==> flow/design.v <==
module alu(OPA, OPB, CIN,INP_VALID, CLK, RST, CMD, CE, MODE, COUT, OFLOW, RES, G, E, L, ERR);
    input ['d8-1:0] OPA, OPB;
    input CLK, RST, CE, MODE, CIN;
    input [1:0] INP_VALID;
    input ['d4-1:0] CMD;
    output reg ['d16-1:0] RES;
    output reg COUT;
    output reg OFLOW;
    output reg G;
    output reg E;
    output reg L;
    output reg ERR;
    reg ['d16-1:0] RES_next;
    reg COUT_next, OFLOW_next, G_next, E_next, L_next, ERR_next;
    reg ['d16-1:0] res_t;
    reg cout_t, oflow_t, g_t, e_t, l_t, err_t;
    always @(posedge CLK or posedge RST) begin
        if (RST) begin
            RES <= {'d16{1'b0}};
            COUT <= 1'b0;
            OFLOW <= 1'b0;
            G <= 1'b0;
            E <= 1'b0;
            L <= 1'b0;
            ERR <= 1'b0;
        end
        else begin
                RES <= RES_next;
                COUT <= COUT_next;
                OFLOW <= OFLOW_next;
                G <= G_next;
                E <= E_next;
                L <= L_next;
                ERR <= ERR_next;
        end
    end
    always @(posedge CLK) begin
        res_t = {'d16{1'b0}};
        cout_t = 1'b0;
        oflow_t = 1'b0;
        g_t = 1'b0;
        e_t = 1'b0;
        l_t = 1'b0;
        err_t = 1'b0;
        if (CE) begin
            if (MODE) begin
                case (CMD)
                   'd0: begin
                        if (INP_VALID == 'b11) begin
                            res_t = OPA+ OPB;
                            cout_t = res_t[8]; 
                        end
                   end
                   'd1: begin
                        if (INP_VALID == 'b11) begin
                            oflow_t = (OPA < OPB);
                            res_t = OPA - OPB;
                        end
                   end
                   'd2: begin
                        if (INP_VALID == 'b11) begin
                            res_t = OPA + OPB + CIN;
                            cout_t = res_t[8];
                        end
                   end
                   'd3: begin
                        if (INP_VALID == 'b11) begin
                            oflow_t = (OPA < (OPB + CIN));
                            res_t = OPA - OPB - CIN;
                        end
                   end
                   'd4:  begin
                        if (INP_VALID[0] == 'b1) begin
                            res_t = OPA + 1;
                        end
                   end
                   'd5: begin
                        if (INP_VALID[0] == 'b1) begin
                            res_t = OPA - 1;
                            if (OPA == {'d8{1'b0}}) oflow_t = 1;
                        end
                   end
                   'd6: begin
                        if (INP_VALID[1] == 'b1) begin
                            res_t = OPB + 1;
                        end
                   end
                   'd7: begin
                        if (INP_VALID[1] == 'b1) begin
                            res_t = OPB - 1;
                            if (OPB == {'d8{1'b0}}) oflow_t = 1;
                        end
                   end
                   'd8: begin
                        if (INP_VALID == 'b11) begin
                            if (OPA == OPB) begin
                                e_t = 1'b1;
                                g_t = 1'b0;
                                l_t = 1'b0;
                            end
                            else if (OPA > OPB) begin
                                e_t = 1'b0;
                                g_t = 1'b1;
                                l_t = 1'b0;
                            end
                            else begin
                                e_t = 1'b0;
                                g_t = 1'b0;
                                l_t = 1'b1;
                            end
                        end
                   end
                   'd9: begin
                        if (INP_VALID == 'b11) begin
                            res_t = (OPA + 1) * (OPB + 1);
                        end
                   end
                   'd10: begin
                        if (INP_VALID == 'b11) begin
                            res_t = (OPA << 1) * (OPB);
                        end
                   end
                   'd11: begin
                        if (INP_VALID == 'b11) begin
                            res_t = $signed(OPA) + $signed(OPB);
                            oflow_t =((OPA[7] == OPB[7]) && (res_t[7] != OPA[7]));
                            cout_t = res_t[8];
                            if ($signed(res_t) < 0) l_t = 1'b1;
                            else if ($signed(res_t) > 0) g_t = 1'b1;
                            else e_t = 1'b1;
                        end
                   end
                   'd12: begin
                        if (INP_VALID == 'b11) begin
                            res_t = $signed(OPA) - $signed(OPB);
                            oflow_t = ((OPA[7] != OPB[7]) && (res_t[7] != OPA[7]));
                            cout_t = res_t[8];
                            if ($signed(res_t) < 0) l_t = 1'b1;
                            else if ($signed(res_t) > 0) g_t = 1'b1;
                            else e_t = 1'b1;
                        end
                   end
                   default:;
               endcase
            end
            else begin
                case (CMD)
                    'd0:begin
                        if (INP_VALID == 'b11) res_t = {1'b0, OPA & OPB};
                    end
                    'd1:begin
                        if (INP_VALID == 'b11) res_t = {1'b0, ~(OPA & OPB)};
                    end
                    'd2:begin
                        if (INP_VALID == 'b11)res_t = {1'b0, OPA | OPB};
                    end
                    'd3:begin
                        if (INP_VALID == 'b11)res_t = {1'b0, ~(OPA | OPB)};
                    end
                    'd4:begin
                        if (INP_VALID == 'b11) res_t = {1'b0, OPA ^ OPB};
                    end
                    'd5:begin
                        if (INP_VALID == 'b11) res_t = {1'b0, ~(OPA ^ OPB)};
                    end
                    'd6:begin
                        if (INP_VALID[0] == 'b1)
                            res_t = ~OPA &{'d8 {1'b1}};
                    end
                    'd7:begin
                        if (INP_VALID[1] == 'b1)
                            res_t =  ~OPB&{'d8{1'b1}};
                    end
                    'd8:begin
                        if (INP_VALID[0] == 'b1)
                            res_t = (OPA >> 1) &{'d8{1'b1}} ;
                    end
                    'd9:begin
                        if (INP_VALID[0] == 'b1)
                            res_t = (OPA << 1)&{'d8{1'b1}};
                    end
                    'd10:begin
                        if (INP_VALID[1] == 'b1)
                            res_t = (OPB >> 1)&{'d8{1'b1}};
                    end
                    'd11:begin
                        if (INP_VALID[1] == 'b1)
                            res_t = (OPB << 1)&{'d8{1'b1}};
                    end
                    'd12:begin
                        if (INP_VALID == 'b11) begin
                            if (!(|OPB['d8-1:'d2+1])) begin
                                res_t = ((OPA <<  OPB['d2:0]) | (OPA >> ('d8 -  OPB['d2:0])))&{'d8{1'b1}};
                            end
                            else err_t = 1'b1;
                        end
                    end
                    'd13:begin
                        if (INP_VALID == 'b11) begin
                            if (!(|OPB['d8-1:'d2+1])) begin
                                res_t = ((OPA >> OPB['d2:0]) | (OPA << ('d8 - OPB['d2:0]))) &{'d8{1'b1}};
                            end
                            else err_t = 1'b1;
                        end
                    end
                    default: ;
                endcase
            end
            if(!(MODE == 1 && (CMD == 'd10 || CMD == 'd9 || CMD == 'd12 || CMD == 'd11)))
                res_t = res_t & {'d8{1'b1}};
        end
        RES_next <= res_t;
        COUT_next <= cout_t;
        OFLOW_next <= oflow_t;
        G_next <= g_t;
        E_next <= e_t;
        L_next <= l_t;
        ERR_next <= err_t;
    end
endmodule
# Reports on alu
# The steps from the RTL of alu to its reports follow in flow order.
# Lines are those of the file above, counted from 1.
# Library cell names are shortened.
# The mark - stands for no value.
dict set report setup {
  top {alu}
  clk_port {CLK}
  library {sky130hd}
  pvt_corner {tt_025C_1v80}
}

# Word level
# Counts by Yosys on the flattened word-level netlist (proc, flatten, opt, wreduce; memories kept). Register bits leave out memories and registers merged into their read ports (data or address); mux counts leave out enables and synchronous resets folded into registers. Print and check cells are left out.
dict set report bits {
  in_bits 27
  latch_bits 0
  n_memories 0
  word_cells 159
  register_bits 44
  clocked_rd_ports_x_width 0
  romBits 0
  mem_bits_rw 0
  output_inout_bits 22
}
dict set report op_classes {
  n_reduce_logical 14
  cmp 7
  n_addsub 12
  div_mod_pow 0
  mux 73
  bitwise 13
  mul 2
  shifts 4
  equal 19
}
# cell count
set ops {}
lappend ops {{parallel mux 16 bit (select 12 bit)} 1}
lappend ops {{multiplier 9 x 9 -> 16 bit} 1}
lappend ops {{two-way mux 16 bit} 9}
lappend ops {{multiplier 8 x 8 -> 15 bit} 1}
lappend ops {{parallel mux 8 bit (select 14 bit)} 1}
lappend ops {{two-way mux 8 bit} 14}
lappend ops {{inverter 8 bit} 5}
lappend ops {{two-way mux 1 bit} 37}
lappend ops {{<< shifter 8 x 32 -> 8 bit} 1}
lappend ops {{right shift 8 x 32 -> 8 bit} 1}
lappend ops {{two-way mux 9 bit} 3}
lappend ops {{== test 4 bit with constant B} 6}
lappend ops {{bitwise OR 8 bit} 3}
lappend ops {{adder 8 x 1 -> 9 bit with constant B} 2}
lappend ops {{subtractor 8 x 1 -> 9 bit with constant B} 2}
lappend ops {{adder 8 x 8 -> 9 bit} 2}
lappend ops {{subtractor 8 x 8 -> 9 bit} 2}
lappend ops {{greater-than comparator 9 x 1 -> 1 bit with constant B} 2}
lappend ops {{< comparator 9 x 1 -> 1 bit with constant B} 2}
lappend ops {{subtractor 16 x 1 -> 16 bit} 1}
lappend ops {{== test 4 x 3 -> 1 bit with constant B} 4}
lappend ops {{< comparator 8 bit} 2}
lappend ops {{zero test 8 bit} 2}
lappend ops {{two-way mux 7 bit} 2}
lappend ops {{adder 9 x 1 -> 10 bit} 1}
lappend ops {{two-way mux 10 bit} 1}
lappend ops {{parallel mux 1 bit (select 3 bit)} 3}
lappend ops {{== test 4 x 2 -> 1 bit with constant B} 2}
# Other operator kinds: 22; their cells: 31.

# Depth
# Yosys ltp: most cells in a row. Word level: on the elaborated netlist, between registers, memories and ports. Mapped: between sequential cells and ports; inverters and the memories' decode and read muxes count.
dict set report logic_depth {
  ltp_word 7
  ABC_AREA 0
  ltp_mapped 25
  depth_no_buf 21
}

# Mapped cells and area
# Yosys stat after the flow's synthesis: flattened, memories mapped to cells. It holds for the ABC_AREA given above (unset counts as 0); a run with the other value may have another netlist.
# Totals and module areas in this step are rounded.
dict set report mapped {
  n_buf 64
  seqArea_mm2 0.000991
  cells 1281
  mapped_area_mm2 0.0102
  ffs 44
}
# cell_type count area_total_um2
set by_type {}
lappend by_type {fa_1 86 1.72E+03}
lappend by_type {ha_1 108 1.35E+03}
lappend by_type {inv_1 150 563.04}
lappend by_type {dfrtp_1 22 550.528}
lappend by_type {nor2_1 143 536.765}
lappend by_type {xnor2_1 53 464.195}
lappend by_type {dfxtp_1 22 440.422}
lappend by_type {nand2_1 106 397.882}
lappend by_type {xor2_1 37 324.061}
lappend by_type {a21oi_1 61 305.293}
lappend by_type {mux2i_1 24 240.23}
lappend by_type {o22ai_1 30 187.68}
lappend by_type {nor3_1 36 180.173}
lappend by_type {nand3_1 35 175.168}
lappend by_type {o21ai_0 29 145.139}
lappend by_type {buf_2 26 130.125}
lappend by_type {xnor2_2 7 113.859}
lappend by_type {a22oi_1 14 105.101}
# Not listed: further types 76, cells in them 292.

# Path before layout
# Path of least setup slack by OpenSTA after synthesis, without wires, with an ideal clock, recovery checks aside; 20% of the period is set as input and as output delay. Where synthesis merged equal registers, the netlist keeps one of their names.
dict set report synth_path {
  kind {input-to-reg}
  startpoint {in OPB[1]}
  endpoint {reg RES_next[14]}
  launch_ns 1.600
  path_slack_ns 0.901
  stages 24
  n_path_buf 5
  arrival_ns 6.971
  clock_period_ns 8.0
  delay_ns 5.499
  t_required_ns 7.872
  setup_ns 0.128
  input_delay_ns 1.600
  period_less_setup_slack_ns 7.099
}
# "delay_ns" is the arrival time less input delay plus setup time.
# "stages": output pins that drive a net of the path, with the launching flip-flop's if there is one; two outputs of one cell count as two.
# "period_less_setup_slack_ns" = period - worst setup slack (recovery checks aside). The figure is calculated, with input and output delays left at 20% of the set period.
# Between the ends stands the longest chain of elaborated cells between them, by number of cells; it is not shown to be the way that was timed. Of several equally long chains one is given.
# Each line given opens the expression or statement behind the cell; cells for indexed reads and writes are added by Yosys, which also makes memories of some case tables.
dict set report synth_via {
  path_cell_list {buf_2 > inv_1 > buf_2 > ha_1 > buf_2 > clkbuf_1 > buf_1 > nand2b_1 > fa_1 > inv_1 > fa_1 > ha_1 > inv_1 > fa_1 > inv_1 > fa_1 > a21o_1 > a211o_1 > a2111oi_0 > or3_1 > o21ai_0 > xor2_1 > a22oi_1 > a21oi_1}
  elab_chain_cells 5
  cells_between 17
  cone_classes {6 x add/sub; 2 x mul; 9 x mux}
}
# element line_no
set synth_lines {}
lappend synth_lines {{start, declared} 2} ;# input ['d8-1:0] OPA, OPB;
lappend synth_lines {{adder 8 x 1 -> 9 bit} 115} ;# res_t = (OPA + 1) * (OPB + 1);
lappend synth_lines {{multiplier 9 x 9 -> 16 bit} 115}
lappend synth_lines {{two-way mux 16 bit} 114} ;# if (INP_VALID == 'b11) begin
lappend synth_lines {{parallel mux 16 bit (select 12 bit)} 47} ;# case (CMD)
lappend synth_lines {{two-way mux 16 bit} 46} ;# if (MODE) begin
lappend synth_lines {{end, assigned} 212} ;# RES_next <= res_t;
lappend synth_lines {{end, declared} 13} ;# reg ['d16-1:0] RES_next;

# Worst path after layout
# Path of least setup slack in the final report of flow run A (OpenROAD, finished layout, wires in). Where an end is a register, its clock arrival counts in the times.
dict set report layout_path {
  kind {input-to-reg}
  startpoint {in OPB[4]}
  endpoint {reg RES_next[12]}
  path_slack_ns 0.17
  n_path_buf 3
  t_required_ns 6.29
  input_delay_ns 1.23
  launch_ns 1.23
  clock_period_ns 6.13
  arrival_ns 6.12
  stages 19
  setup_ns 0.12
}
# Between the ends stands the longest chain of elaborated cells between them, by number of cells; it is not shown to be the way that was timed. Of several equally long chains one is given.
dict set report layout_via {
  path_cell_list {dlygate4sd2_1 > nand3_1 > nor3_1 > xnor2_2 > buf_4 > nor2_1 > fa_1 > fa_1 > fa_1 > inv_1 > fa_1 > inv_1 > ha_4 > nor3_1 > or3_4 > buf_4 > xnor2_1 > a22oi_1 > a21oi_1}
  elab_chain_cells 5
  cells_between 17
  cone_classes {6 x add/sub; 2 x mul; 9 x mux}
}
# element line_no
set layout_lines {}
lappend layout_lines {{start, declared} 2} ;# input ['d8-1:0] OPA, OPB;
lappend layout_lines {{adder 8 x 1 -> 9 bit} 115} ;# res_t = (OPA + 1) * (OPB + 1);
lappend layout_lines {{multiplier 9 x 9 -> 16 bit} 115}
lappend layout_lines {{two-way mux 16 bit} 114} ;# if (INP_VALID == 'b11) begin
lappend layout_lines {{parallel mux 16 bit (select 12 bit)} 47} ;# case (CMD)
lappend layout_lines {{two-way mux 16 bit} 46} ;# if (MODE) begin
lappend layout_lines {{end, assigned} 212} ;# RES_next <= res_t;
lappend layout_lines {{end, declared} 13} ;# reg ['d16-1:0] RES_next;

Data sheet: physical implementation of alu

Record of 2 stored runs of the RTL-to-layout flow on alu, platform sky130hd. The runs are unordered. Constraints: input delay and output delay 20% of the set period each, output load 0.01 pF.
"final_power_mw": no workload was simulated; the value follows from the tool's default switching activity.
The measured numbers are rounded.

[flow] flow run A: files
==> flow/run.sh <==
#!/bin/bash
# the make line also repeats the synthesis and layout settings of config.mk as NAME=value (left out here)
make -C /OpenROAD-flow-scripts/flow DESIGN_CONFIG=/design/flow/config.mk WORK_HOME=/design/flow/orfs CLKGATE_MAP_FILE= finish
==> flow/config.mk <==
export PLATFORM = sky130hd
export DESIGN_NAME = alu
export DESIGN_NICKNAME = alu
export VERILOG_FILES = /design/flow/design.v
export SDC_FILE = /design/flow/constraint.sdc
export NUM_CORES = 4
export LEC_CHECK = 0
export CAP_MARGIN = 20
export CORE_MARGIN = 2
export CORE_UTILIZATION = 40
export SLEW_MARGIN = 20
==> flow/constraint.sdc <==
create_clock -name core_clock -period 6.13 [get_ports {CLK}]
set_input_delay 1.2260 -clock core_clock [delete_from_list [all_inputs] [get_ports {CLK}]]
set_output_delay 1.2260 -clock core_clock [all_outputs]
set_load 0.01 [all_outputs]

[flow] flow run A: metrics
[metrics] dieArea_mm2 = 0.0268
[metrics] post_synth_area_mm2 = 0.0102
[metrics] final_power_mw = 3.08
[metrics] timing.setup.ws_ns = 0.170
[metrics] final_cell_area_mm2 = 0.0126
[metrics] fin_hold_ws_ns = 0.326

[flow] flow run B: files
==> flow/run.sh <==
#!/bin/bash
# the make line also repeats the synthesis and layout settings of config.mk as NAME=value (left out here)
make -C /OpenROAD-flow-scripts/flow DESIGN_CONFIG=/design/flow/config.mk WORK_HOME=/design/flow/orfs CLKGATE_MAP_FILE= finish
==> flow/config.mk <==
export PLATFORM = sky130hd
export DESIGN_NAME = alu
export DESIGN_NICKNAME = alu
export VERILOG_FILES = /design/flow/design.v
export SDC_FILE = /design/flow/constraint.sdc
export NUM_CORES = 4
export LEC_CHECK = 0
export ABC_AREA = 0
export CAP_MARGIN = 20
export CELL_PAD_IN_SITES_GLOBAL_PLACEMENT = 2
export CORE_ASPECT_RATIO = 1.08
export CORE_MARGIN = 8
export CORE_UTILIZATION = 40
export CTS_CLUSTER_DIAMETER = 121
export CTS_CLUSTER_SIZE = 60
export GPL_TIMING_DRIVEN = 1
export HOLD_SLACK_MARGIN = 0.2
export MAX_ROUTING_LAYER = met5
export MIN_ROUTING_LAYER = met2
export SLEW_MARGIN = 40
export TNS_END_PERCENT = 80
==> flow/constraint.sdc <==
create_clock -name core_clock -period 10.6 [get_ports {CLK}]
set_input_delay 2.1200 -clock core_clock [delete_from_list [all_inputs] [get_ports {CLK}]]
set_output_delay 2.1200 -clock core_clock [all_outputs]
set_load 0.01 [all_outputs]

[flow] flow run B: metrics
[metrics] dieArea_mm2 = 0.0309
[metrics] fin_hold_ws_ns = 0.323
[metrics] final_cell_area_mm2 = 0.0112
[metrics] final_power_mw = 1.50
[metrics] post_synth_area_mm2 = 0.0102
[metrics] timing.setup.ws_ns = 1.81
